==> flow/design.v <==
module LASER (
input CLK,
input RST,
input [3:0] X,
input [3:0] Y,
output reg [3:0] C1X,
output reg [3:0] C1Y,
output reg [3:0] C2X,
output reg [3:0] C2Y,
output reg DONE);
parameter LFSR_WIDTH = 10;
parameter [LFSR_WIDTH-1:0] threshold = 10'd150;
reg [LFSR_WIDTH-1:0] q;  
wire feedback;  
assign feedback = q[9] ^ q[6];
always @(posedge CLK) begin
    if (RST)
        q <= 10'h1;  
    else
        q <= {q[LFSR_WIDTH-2:0], feedback};  
end
wire [3:0] step;
assign step = (q[5])? 4'b0001: 4'b0010;   
reg [1:0] current_state;
reg [1:0] next_state;
parameter  INIT = 0;
parameter READ = 1;
parameter WALK = 2;
parameter OUTPUT = 3;
reg [5:0] cover_prev;  
reg [5:0] cover_current;  
reg [5:0] cover_max;  
reg [5:0] cnt;  
reg [3:0] corX [39:0];  
reg [3:0] corY [39:0];
reg [3:0] x1, y1, x2, y2;  
reg [3:0] tmpX1, tmpY1, tmpX2, tmpY2; 
reg [3:0] dx1, dy1, dx2, dy2;
reg [19:0] round;  
parameter MAX_ROUND = 20'd2000;
parameter [5:0] LAST = 6'd41;  
always @(posedge CLK) begin
  if (current_state == INIT) begin
    corX[cnt] <= X;
    corY[cnt] <= Y;
  end
  if (current_state == READ || next_state == READ) begin
    corX[cnt] <= X;
    corY[cnt] <= Y;
  end
end
always @(*) begin
  if (cnt == 6'd0 || cnt == LAST || next_state == READ || RST) begin
    dx1 = 4'd0; dy1 = 4'd0;
    dx2 = 4'd0; dy2 = 4'd0;
  end
  else if (next_state == WALK) begin
    dx1 = (tmpX1 > corX[cnt-6'd1])? tmpX1 - corX[cnt-6'd1] : corX[cnt-6'd1] - tmpX1;
    dy1 = (tmpY1 > corY[cnt-6'd1])? tmpY1 - corY[cnt-6'd1] : corY[cnt-6'd1] - tmpY1;
    dx2 = (tmpX2 > corX[cnt-6'd1])? tmpX2 - corX[cnt-6'd1] : corX[cnt-6'd1] - tmpX2;
    dy2 = (tmpY2 > corY[cnt-6'd1])? tmpY2 - corY[cnt-6'd1] : corY[cnt-6'd1] - tmpY2;
  end
  else begin
    dx1 = 4'd0; dy1 = 4'd0;
    dx2 = 4'd0; dy2 = 4'd0;
  end
end
always @(posedge CLK) begin
  if (RST)
    current_state <= INIT;
  else
    current_state <= next_state;
end
always @(*) begin
  case (current_state)
    INIT:
      next_state = (RST)? INIT: READ;
    READ:
      next_state = (cnt == 6'd39)? WALK: READ;
    WALK:  
      next_state = (round == MAX_ROUND)? OUTPUT: WALK;
    OUTPUT:
      next_state = INIT;
    default:
      next_state = INIT;
  endcase
end
always @(posedge CLK) begin
  if (RST)
    round <= 0;
  else if (current_state == OUTPUT)
    round <= 0;
  else if (current_state == WALK) begin
    if (cnt == LAST)
      round <= round + 1;
  end
end
always @(posedge CLK) begin
  if (RST) begin
    tmpX2 <= 4'd7; 
  end
  else if (current_state == OUTPUT) begin
    tmpX2 <= 4'd7;
  end
  else if (current_state == WALK && cnt == 6'd0) begin  
    if (q[5]) tmpX2 <= (x2+step < 16)? x2+step : 15; 
    else      tmpX2 <= (x2 > step) ? x2-step : 0;  
  end
end
always @(posedge CLK) begin
  if (RST) begin
    tmpY2 <= 4'd7;
  end
  else if (current_state == OUTPUT) begin
    tmpY2 <= 4'd7;
  end
  else if (current_state == WALK && cnt == 6'd0) begin  
    if (q[9]) tmpY2 <= (y2+step < 16)? y2+step : 15;
    else      tmpY2 <= (y2 > step)? y2-step : 0;  
  end
end
always @(posedge CLK) begin
  if (RST) begin
    tmpX1 <= 4'd7;
  end
  else if (current_state == OUTPUT) begin
    tmpX1 <= 4'd7;
  end
  else if (current_state == WALK && cnt == 6'd0) begin  
    if (q[0]) tmpX1 <= (x1+step < 16)? x1+step : 15;  
    else      tmpX1 <= (x1 > step)? x1-step : 0; 
  end
end
always @(posedge CLK) begin
  if (RST) begin
    tmpY1 <= 4'd7;
  end
  else if (current_state == OUTPUT) begin
    tmpY1 <= 4'd7;
  end
  else if (current_state == WALK && cnt == 6'd0) begin  
    if (q[3]) tmpY1 <= (y1+step < 16)? y1+step : 15; 
    else      tmpY1 <= (y1 > step)? y1-step : 0;  
  end
end
always @(posedge CLK) begin
  if (RST) begin
    x1 <= 4'd0; y1 <= 4'd0;
    x2 <= 4'd8; y2 <= 4'd8;
  end
  else if (current_state == OUTPUT) begin
    x1 <= 4'd0; y1 <= 4'd0;
    x2 <= 4'd8; y2 <= 4'd8;
  end
  else if (current_state == WALK) begin
    if (cnt == LAST) begin
      if(cover_current > cover_prev) begin
        x1 <= tmpX1; y1 <= tmpY1;
        x2 <= tmpX2; y2 <= tmpY2;
      end
      else begin  
        if (q < threshold) begin  
          x1 <= tmpX1; y1 <= tmpY1;
          x2 <= tmpX2; y2 <= tmpY2;
        end
      end
    end
  end
end
always @(posedge CLK) begin
  if (RST)
    cover_prev <= 6'd0;
  else if (current_state == OUTPUT)
    cover_prev <= 6'd0;
  else if (current_state == WALK) begin
    if(cnt == LAST) begin  
      if(cover_current > cover_prev)
        cover_prev <= cover_current;
      else begin  
        if (q < threshold)   
          cover_prev <= cover_current;
      end
    end
  end
end
always @(posedge CLK) begin
  if(RST)
    cover_current <= 6'd0;
  else if(next_state == OUTPUT)   
    cover_current <= 6'd0;
  else if(current_state == WALK) begin
    if(cnt > 0) begin
      if (cnt == LAST)
        cover_current <= 6'd0;
      else begin
        cover_current <= cover_current +
        ((dx1 + dy1 <= 4) || (dx1 == 3 && dy1 == 2) || (dx1 == 2 && dy1 == 3) ||
         (dx2 + dy2 <= 4) || (dx2 == 3 && dy2 == 2) || (dx2 == 2 && dy2 == 3));        
      end
    end
    else 
      cover_current <= 6'd0;
  end
  else
    cover_current <= 6'd0;
end
always @(posedge CLK) begin
  if(RST)
    cover_max <= 6'd0;
  else if(current_state == WALK) begin
    if(cnt == LAST) begin  
      if(cover_current > cover_max)
        cover_max <= cover_current;
    end
  end
  else if(current_state == OUTPUT)
    cover_max <= 0;
  else
    cover_max <= 0;
end
always @(posedge CLK) begin
  if (RST)
    cnt <= 0;
  else if (current_state == OUTPUT || next_state == OUTPUT)
    cnt <= 0;
  else if (next_state == READ)  
    cnt <= cnt + 1;
  else if (current_state == WALK) begin
      cnt <= (cnt == LAST)? 0: cnt+1;
  end
  else
    cnt <= 0;
end
always @(posedge CLK) begin
  if (RST) begin
    C1X <= 4'd7; C1Y <= 4'd7;
    C2X <= 4'd7; C2Y <= 4'd7;
  end
  else if (current_state == WALK) begin
    if(cnt == LAST) begin
      if(cover_current > cover_max) begin
        C1X <= tmpX1; C1Y <= tmpY1;
        C2X <= tmpX2; C2Y <= tmpY2;
      end
    end
  end
end
always @(posedge CLK) begin
  if(RST)
    DONE <= 1'b0;
  else if (next_state == OUTPUT)
    DONE <= 1'b1;
  else
    DONE <= 1'b0;
end
endmodule
# Reports on LASER
# Module LASER before and after one edit of its RTL, step after step.
# "orig" refers to lines of the RTL above, "edited" to lines of the edited file.
# "change" is "edited" less "orig", of the values as shown.
# A cell with -- has no value.
[setup]
top_module = "LASER"
clock_port = "CLK"
library = "sky130hd"
lib_corner = "tt_025C_1v80"

# Diff
# Unified diff, file above to edited file.
# This change comes from a script, not from a designer. The edited design behaves differently; no optimisation was intended.
# begin of diff
@@ -6,7 +6,9 @@
 output reg [3:0] C1X,
 output reg [3:0] C1Y,
-output reg [3:0] C2X,
+output reg [3:0] C2X_pin,
 output reg [3:0] C2Y,
 output reg DONE);
+reg [3:0] C2X;
+always @(posedge CLK) C2X_pin <= C2X;
 parameter LFSR_WIDTH = 10;
 parameter [LFSR_WIDTH-1:0] threshold = 10'd150;
# end of diff

# Word-level counts
# Source: Yosys, flattened and elaborated, memories not mapped. Widths are those after wreduce. Registers that Yosys merges into a memory's read port (data or address) are not register bits. Print and check cells do not count.
# Memory sizes are those after Yosys's memory passes, which may raise the word count (mostly to a power of two), join words into wider ones and drop unused or constant bits.
[op_classes]
columns = ["element", "orig", "edited", "change"]
rows = [
  ["compare", 18, 18, 0],
  ["n_eq", 17, 17, 0],
  ["add_sub_neg", 22, 22, 0],
  ["muxes", 51, 51, 0],
  ["reduce_logical", 26, 26, 0],
  ["bitwise", 5, 5, 0],
]
# Unchanged operator kinds not shown: 37.
[word_totals]
columns = ["element", "orig", "edited", "change"]
rows = [
  ["input_bits", 10, 10, 0],
  ["out_inout_bits", 17, 17, 0],
  ["ram_bits", 320, 320, 0],
  ["n_memories", 2, 2, 0],
  ["reg_bits", 105, 109, 4],
]
[mem_list]
columns = ["element", "orig", "edited"]
rows = [
  ["mem_shapes", "corX 40x4 r1 w1; corY 40x4 r1 w1", "corX 40x4 r1 w1; corY 40x4 r1 w1"],
]

# Logic depth
# Yosys ltp: most cells in a row. Word level: on the elaborated netlist, between registers, memories and ports. Mapped: between sequential cells and ports; inverters and the memories' decode and read muxes count.
[depth]
columns = ["element", "orig", "edited", "change"]
rows = [
  ["depth_word", 15, 15, 0],
  ["ABC_AREA", "0", "0", "--"],
  ["depth_mapped", 32, 31, -1],
]

# Mapped cells and area
# Yosys stat after the flow's synthesis: flattened, memories mapped to cells. It holds for the ABC_AREA given above (unset counts as 0); a run with the other value may have another netlist.
[synth_totals]
columns = ["element", "orig", "edited", "change"]
rows = [
  ["cells", 1374, 1393, 19],
  ["ff_cells", 427, 431, 4],
  ["yosys_area_um2", 19401.1, 19540.0, 138.9],
  ["seq_area_um2", 11751.3, 11831.3, 80.0],
]
[types]
columns = ["type", "orig", "edited", "change"]
rows = [
  ["sky130_fd_sc_hd__o211ai_1", 28, 12, -16],
  ["sky130_fd_sc_hd__a211o_1", 4, 19, 15],
  ["sky130_fd_sc_hd__nor2_1", 144, 156, 12],
  ["sky130_fd_sc_hd__nor3_1", 16, 27, 11],
  ["sky130_fd_sc_hd__nand3_1", 49, 39, -10],
  ["sky130_fd_sc_hd__inv_1", 60, 52, -8],
  ["sky130_fd_sc_hd__a21oi_1", 57, 65, 8],
  ["sky130_fd_sc_hd__o21ai_0", 52, 44, -8],
  ["sky130_fd_sc_hd__clkbuf_1", 36, 44, 8],
  ["sky130_fd_sc_hd__or3_1", 10, 17, 7],
  ["sky130_fd_sc_hd__nand2_1", 54, 59, 5],
  ["sky130_fd_sc_hd__dfxtp_1", 107, 111, 4],
  ["sky130_fd_sc_hd__xnor2_1", 17, 13, -4],
  ["sky130_fd_sc_hd__nor2b_1", 33, 36, 3],
  ["sky130_fd_sc_hd__a211oi_1", 15, 12, -3],
  ["sky130_fd_sc_hd__xor2_1", 23, 25, 2],
  ["sky130_fd_sc_hd__a221oi_1", 7, 9, 2],
  ["sky130_fd_sc_hd__and3_1", 7, 9, 2],
]
# Unchanged cell types not shown: 22.
# The list need not be complete.

# Timing after synthesis
# Path of least setup slack by OpenSTA after synthesis, without wires, with an ideal clock, recovery checks aside; 20% of the period is set as input and as output delay. Where synthesis merged equal registers, the netlist keeps one of their names.
[synth_timing]
columns = ["element", "orig", "edited", "change"]
rows = [
  ["path_type", "reg-to-reg", "reg-to-reg", "--"],
  ["startpoint", "reg cnt[0]", "reg cnt[0]", "--"],
  ["endpoint", "reg cover_current[4]", "reg cover_current[4]", "--"],
  ["setup_ns", 0.121, 0.121, 0.000],
  ["required_time_ns", 5.879, 5.879, 0.000],
  ["driving_pins", 32, 31, -1],
  ["delay_ns", 6.521, 6.579, 0.058],
  ["arrival_ns", 6.400, 6.458, 0.058],
  ["path_slack_ns", -0.520, -0.578, -0.058],
  ["clock_period_ns", 6.0, 6.0, 0.0],
  ["period_less_setup_slack_ns", 6.52, 6.578, 0.058],
]
# "delay_ns" = arrival - input delay + setup time.
# "driving_pins" counts driving pins, that of a launching flip-flop among them; a cell with two outputs on the path counts twice.
# "period_less_setup_slack_ns" is the clock period less the worst setup slack; recovery checks do not enter. This is arithmetic on one report: input and output delays are still those of the set period (20% each).
# The rows between start and end are the longest chain of elaborated cells between them; the timing report does not say that the signal goes this way. Where chains are equally long, one stands for them.
# A line is the first line of the expression or statement that the cell stems from. Yosys adds cells for indexed reads and writes and turns some case tables into memories.
# At most two assigning lines are given for a register; there are more.
[synth_via_orig]
cell_sequence = "sky130_fd_sc_hd__dfxtp_1 sky130_fd_sc_hd__buf_2 sky130_fd_sc_hd__buf_6 sky130_fd_sc_hd__buf_6 sky130_fd_sc_hd__buf_2 sky130_fd_sc_hd__inv_1 sky130_fd_sc_hd__ha_1 sky130_fd_sc_hd__buf_2 sky130_fd_sc_hd__clkbuf_1 sky130_fd_sc_hd__mux4_2 sky130_fd_sc_hd__mux4_2 sky130_fd_sc_hd__nor2_1 sky130_fd_sc_hd__nor3_1 sky130_fd_sc_hd__ha_1 sky130_fd_sc_hd__fa_1 sky130_fd_sc_hd__nand2b_1 sky130_fd_sc_hd__a221oi_1 sky130_fd_sc_hd__mux2i_1 sky130_fd_sc_hd__nor2b_1 sky130_fd_sc_hd__inv_1 sky130_fd_sc_hd__fa_1 sky130_fd_sc_hd__xor2_1 sky130_fd_sc_hd__a21oi_1 sky130_fd_sc_hd__nor3_1 sky130_fd_sc_hd__a32o_1 sky130_fd_sc_hd__a41oi_1 sky130_fd_sc_hd__o41ai_2 sky130_fd_sc_hd__ha_1 sky130_fd_sc_hd__ha_1 sky130_fd_sc_hd__nand3_1 sky130_fd_sc_hd__xor2_1 sky130_fd_sc_hd__nor2_1"
elab_chain_len = 15
cells_between = 63
cone_classes = "12 x add/sub; 7 x compare; 13 x eq/ne; 14 x mux; 1 x logic; 14 x reduce/logical; 2 x memory"
[synth_lines_orig]
columns = ["element", "line", "text"]
rows = [
  ["start: declaration", 33, "reg [5:0] cnt;"],
  ["start: assignment", 227, "cnt <= cnt + 1;"],
  ["start: assignment", 229, "cnt <= (cnt == LAST)? 0: cnt+1;"],
  ["equality test 6 bit", 79, "next_state = (cnt == 6'd39)? WALK: READ;"],
  ["2-to-1 mux 2 bit", 79, ""],
  ["case mux 2 bit (select 4 bit)", 75, "case (current_state)"],
  ["equality test 2 x 1 -> 1 bit", 53, "if (cnt == 6'd0 || cnt == LAST || next_state == READ || RST) begin"],
  ["logical OR 1 bit x2", 53, ""],
  ["2-to-1 mux 4 bit", 53, ""],
  ["adder 4 x 4 -> 5 bit", 197, "((dx1 + dy1 <= 4) || (dx1 == 3 && dy1 == 2) || (dx1 == 2 && dy1 == 3) ||"],
  ["less-or-equal comparator 5 x 3 -> 1 bit", 197, ""],
  ["logical OR 1 bit x5", 197, ""],
  ["adder 6 x 1 -> 6 bit", 196, "cover_current <= cover_current +"],
  ["end: assignment", 194, "cover_current <= 6'd0;"],
  ["end: assignment", 196, ""],
  ["end: declaration", 31, "reg [5:0] cover_current;"],
]
[synth_via_edited]
cell_sequence = "sky130_fd_sc_hd__dfxtp_1 sky130_fd_sc_hd__clkbuf_1 sky130_fd_sc_hd__buf_6 sky130_fd_sc_hd__buf_6 sky130_fd_sc_hd__buf_2 sky130_fd_sc_hd__inv_1 sky130_fd_sc_hd__ha_1 sky130_fd_sc_hd__buf_2 sky130_fd_sc_hd__clkbuf_1 sky130_fd_sc_hd__mux4_2 sky130_fd_sc_hd__mux4_2 sky130_fd_sc_hd__nor2_1 sky130_fd_sc_hd__nor3_1 sky130_fd_sc_hd__ha_1 sky130_fd_sc_hd__fa_1 sky130_fd_sc_hd__nand2b_1 sky130_fd_sc_hd__a221oi_1 sky130_fd_sc_hd__nor2b_1 sky130_fd_sc_hd__a211o_1 sky130_fd_sc_hd__fa_1 sky130_fd_sc_hd__xor2_1 sky130_fd_sc_hd__a21oi_1 sky130_fd_sc_hd__nor3_1 sky130_fd_sc_hd__a32o_1 sky130_fd_sc_hd__a41oi_1 sky130_fd_sc_hd__o41ai_2 sky130_fd_sc_hd__ha_1 sky130_fd_sc_hd__ha_1 sky130_fd_sc_hd__nand3_1 sky130_fd_sc_hd__xor2_1 sky130_fd_sc_hd__nor2_1"
elab_chain_len = 15
cells_between = 63
cone_classes = "12 x add/sub; 7 x compare; 13 x eq/ne; 14 x mux; 1 x logic; 14 x reduce/logical; 2 x memory"
[synth_lines_edited]
columns = ["element", "line", "text"]
rows = [
  ["start: declaration", 35, "reg [5:0] cnt;"],
  ["start: assignment", 229, "cnt <= cnt + 1;"],
  ["start: assignment", 231, "cnt <= (cnt == LAST)? 0: cnt+1;"],
  ["equality test 6 bit", 81, "next_state = (cnt == 6'd39)? WALK: READ;"],
  ["2-to-1 mux 2 bit", 81, ""],
  ["case mux 2 bit (select 4 bit)", 77, "case (current_state)"],
  ["equality test 2 x 1 -> 1 bit", 55, "if (cnt == 6'd0 || cnt == LAST || next_state == READ || RST) begin"],
  ["logical OR 1 bit x2", 55, ""],
  ["2-to-1 mux 4 bit", 55, ""],
  ["adder 4 x 4 -> 5 bit", 199, "((dx1 + dy1 <= 4) || (dx1 == 3 && dy1 == 2) || (dx1 == 2 && dy1 == 3) ||"],
  ["less-or-equal comparator 5 x 3 -> 1 bit", 199, ""],
  ["logical OR 1 bit x5", 199, ""],
  ["adder 6 x 1 -> 6 bit", 198, "cover_current <= cover_current +"],
  ["end: assignment", 196, "cover_current <= 6'd0;"],
  ["end: assignment", 198, ""],
  ["end: declaration", 33, "reg [5:0] cover_current;"],
]

# Timing after layout
# Path of least setup slack in the final report of each run of pair 1 (OpenROAD, finished layout, wires in). Where an end is a register, its clock arrival counts in the times.
[layout_timing]
columns = ["element", "orig", "edited", "change"]
rows = [
  ["path_type", "reg-to-reg", "reg-to-reg", "--"],
  ["startpoint", "reg cnt[0]", "reg cnt[0]", "--"],
  ["endpoint", "reg cover_current[4]", "reg cover_current[4]", "--"],
  ["path_slack_ns", 0.22, 0.20, -0.02],
  ["required_time_ns", 6.47, 6.46, -0.01],
  ["arrival_ns", 6.24, 6.26, 0.02],
  ["clock_period_ns", 6.0, 6.0, 0.0],
  ["driving_pins", 26, 28, 2],
  ["setup_ns", 0.11, 0.11, 0.00],
]
# The rows between start and end are the longest chain of elaborated cells between them; the timing report does not say that the signal goes this way. Where chains are equally long, one stands for them.
# At most two assigning lines are given for a register; there are more.
[layout_via_orig]
cell_sequence = "sky130_fd_sc_hd__dfxtp_4 sky130_fd_sc_hd__inv_1 sky130_fd_sc_hd__ha_4 sky130_fd_sc_hd__buf_4 sky130_fd_sc_hd__clkbuf_16 sky130_fd_sc_hd__mux4_2 sky130_fd_sc_hd__mux4_2 sky130_fd_sc_hd__nor2_2 sky130_fd_sc_hd__nor3_1 sky130_fd_sc_hd__ha_1 sky130_fd_sc_hd__nor2b_2 sky130_fd_sc_hd__o311a_4 sky130_fd_sc_hd__nor2b_4 sky130_fd_sc_hd__a2111oi_4 sky130_fd_sc_hd__buf_4 sky130_fd_sc_hd__fa_1 sky130_fd_sc_hd__xor2_1 sky130_fd_sc_hd__o21ai_1 sky130_fd_sc_hd__a32o_1 sky130_fd_sc_hd__a41oi_2 sky130_fd_sc_hd__o41ai_2 sky130_fd_sc_hd__ha_1 sky130_fd_sc_hd__ha_1 sky130_fd_sc_hd__nand3_1 sky130_fd_sc_hd__xor2_1 sky130_fd_sc_hd__nor2_1"
elab_chain_len = 15
cells_between = 63
cone_classes = "12 x add/sub; 7 x compare; 13 x eq/ne; 14 x mux; 1 x logic; 14 x reduce/logical; 2 x memory"
[layout_lines_orig]
columns = ["element", "line", "text"]
rows = [
  ["start: declaration", 33, "reg [5:0] cnt;"],
  ["start: assignment", 227, "cnt <= cnt + 1;"],
  ["start: assignment", 229, "cnt <= (cnt == LAST)? 0: cnt+1;"],
  ["equality test 6 bit", 79, "next_state = (cnt == 6'd39)? WALK: READ;"],
  ["2-to-1 mux 2 bit", 79, ""],
  ["case mux 2 bit (select 4 bit)", 75, "case (current_state)"],
  ["equality test 2 x 1 -> 1 bit", 53, "if (cnt == 6'd0 || cnt == LAST || next_state == READ || RST) begin"],
  ["logical OR 1 bit x2", 53, ""],
  ["2-to-1 mux 4 bit", 53, ""],
  ["adder 4 x 4 -> 5 bit", 197, "((dx1 + dy1 <= 4) || (dx1 == 3 && dy1 == 2) || (dx1 == 2 && dy1 == 3) ||"],
  ["less-or-equal comparator 5 x 3 -> 1 bit", 197, ""],
  ["logical OR 1 bit x5", 197, ""],
  ["adder 6 x 1 -> 6 bit", 196, "cover_current <= cover_current +"],
  ["end: assignment", 194, "cover_current <= 6'd0;"],
  ["end: assignment", 196, ""],
  ["end: declaration", 31, "reg [5:0] cover_current;"],
]
[layout_via_edited]
cell_sequence = "sky130_fd_sc_hd__dfxtp_4 sky130_fd_sc_hd__inv_1 sky130_fd_sc_hd__ha_4 sky130_fd_sc_hd__buf_4 sky130_fd_sc_hd__buf_12 sky130_fd_sc_hd__mux4_2 sky130_fd_sc_hd__mux4_2 sky130_fd_sc_hd__nor2_2 sky130_fd_sc_hd__nor3_1 sky130_fd_sc_hd__ha_1 sky130_fd_sc_hd__fa_1 sky130_fd_sc_hd__nand2b_1 sky130_fd_sc_hd__a211oi_1 sky130_fd_sc_hd__buf_4 sky130_fd_sc_hd__mux2i_1 sky130_fd_sc_hd__xor2_1 sky130_fd_sc_hd__nor2_1 sky130_fd_sc_hd__ha_1 sky130_fd_sc_hd__nand4bb_1 sky130_fd_sc_hd__o21ai_0 sky130_fd_sc_hd__a32o_1 sky130_fd_sc_hd__a41oi_2 sky130_fd_sc_hd__o41ai_2 sky130_fd_sc_hd__ha_1 sky130_fd_sc_hd__ha_1 sky130_fd_sc_hd__nand3_1 sky130_fd_sc_hd__xor2_1 sky130_fd_sc_hd__nor2_1"
elab_chain_len = 15
cells_between = 63
cone_classes = "12 x add/sub; 7 x compare; 13 x eq/ne; 14 x mux; 1 x logic; 14 x reduce/logical; 2 x memory"
[layout_lines_edited]
columns = ["element", "line", "text"]
rows = [
  ["start: declaration", 35, "reg [5:0] cnt;"],
  ["start: assignment", 229, "cnt <= cnt + 1;"],
  ["start: assignment", 231, "cnt <= (cnt == LAST)? 0: cnt+1;"],
  ["equality test 6 bit", 81, "next_state = (cnt == 6'd39)? WALK: READ;"],
  ["2-to-1 mux 2 bit", 81, ""],
  ["case mux 2 bit (select 4 bit)", 77, "case (current_state)"],
  ["equality test 2 x 1 -> 1 bit", 55, "if (cnt == 6'd0 || cnt == LAST || next_state == READ || RST) begin"],
  ["logical OR 1 bit x2", 55, ""],
  ["2-to-1 mux 4 bit", 55, ""],
  ["adder 4 x 4 -> 5 bit", 199, "((dx1 + dy1 <= 4) || (dx1 == 3 && dy1 == 2) || (dx1 == 2 && dy1 == 3) ||"],
  ["less-or-equal comparator 5 x 3 -> 1 bit", 199, ""],
  ["logical OR 1 bit x5", 199, ""],
  ["adder 6 x 1 -> 6 bit", 198, "cover_current <= cover_current +"],
  ["end: assignment", 196, "cover_current <= 6'd0;"],
  ["end: assignment", 198, ""],
  ["end: declaration", 33, "reg [5:0] cover_current;"],
]

# Layout results
# Runs of the flow (Yosys, OpenROAD) on both versions; the two runs of a pair have the same settings. The constraints put input and output delay at 20% of the set period each and load the outputs with 0.01 pF.
[settings_pair_1]
period_ns = 6.0
CAP_MARGIN = 20
CORE_MARGIN = 2
CORE_UTILIZATION = 40
SLEW_MARGIN = 20
[results_pair_1]
columns = ["element", "orig", "edited", "change"]
rows = [
  ["timing.achieved_period_ns", 5.778, 5.802, 0.024],
  ["dieArea_um2", 50281.3, 50634.0, 352.7],
  ["setup_worst_slack_ns", 0.222, 0.198, -0.024],
  ["power_total_mw", 7.057, 7.238, 0.181],
  ["finish.utilization_frac", 0.469, 0.474, 0.005],
  ["timing.setup.tns_ns", 0.000, 0.000, 0.000],
  ["ws_hold_ns", 0.455, 0.355, -0.100],
  ["stdcell_area_um2", 22457.8, 22733.1, 275.3],
  ["yosys_chip_area_um2", 19401.1, 19540.0, 138.9],
]
[settings_pair_2]
CORE_MARGIN = 5
CORE_UTILIZATION = 54
CTS_CLUSTER_DIAMETER = 231
PLACE_DENSITY_LB_ADDON = 0.23
SETUP_SLACK_MARGIN = 0.72
SLEW_MARGIN = 25
period_ns = 4.92
CAP_MARGIN = 20
[results_pair_2]
columns = ["element", "orig", "edited", "change"]
rows = [
  ["timing.achieved_period_ns", 5.613, 5.637, 0.024],
  ["dieArea_um2", 39818.2, 40090.1, 271.9],
  ["setup_worst_slack_ns", -0.693, -0.717, -0.024],
  ["power_total_mw", 8.610, 8.633, 0.023],
  ["finish.utilization_frac", 0.639, 0.646, 0.007],
  ["timing.setup.tns_ns", -3.630, -3.568, 0.062],
  ["ws_hold_ns", 0.466, 0.353, -0.113],
  ["stdcell_area_um2", 22689.3, 23045.9, 356.6],
  ["yosys_chip_area_um2", 19401.1, 19540.0, 138.9],
]
# "timing.achieved_period_ns": clock period set for the run, less the worst setup slack. It is reckoned from that one timing run; input and output delays stay at 20% of the period that was set.
# "power_total_mw": no workload was simulated; the value follows from the tool's default switching activity.
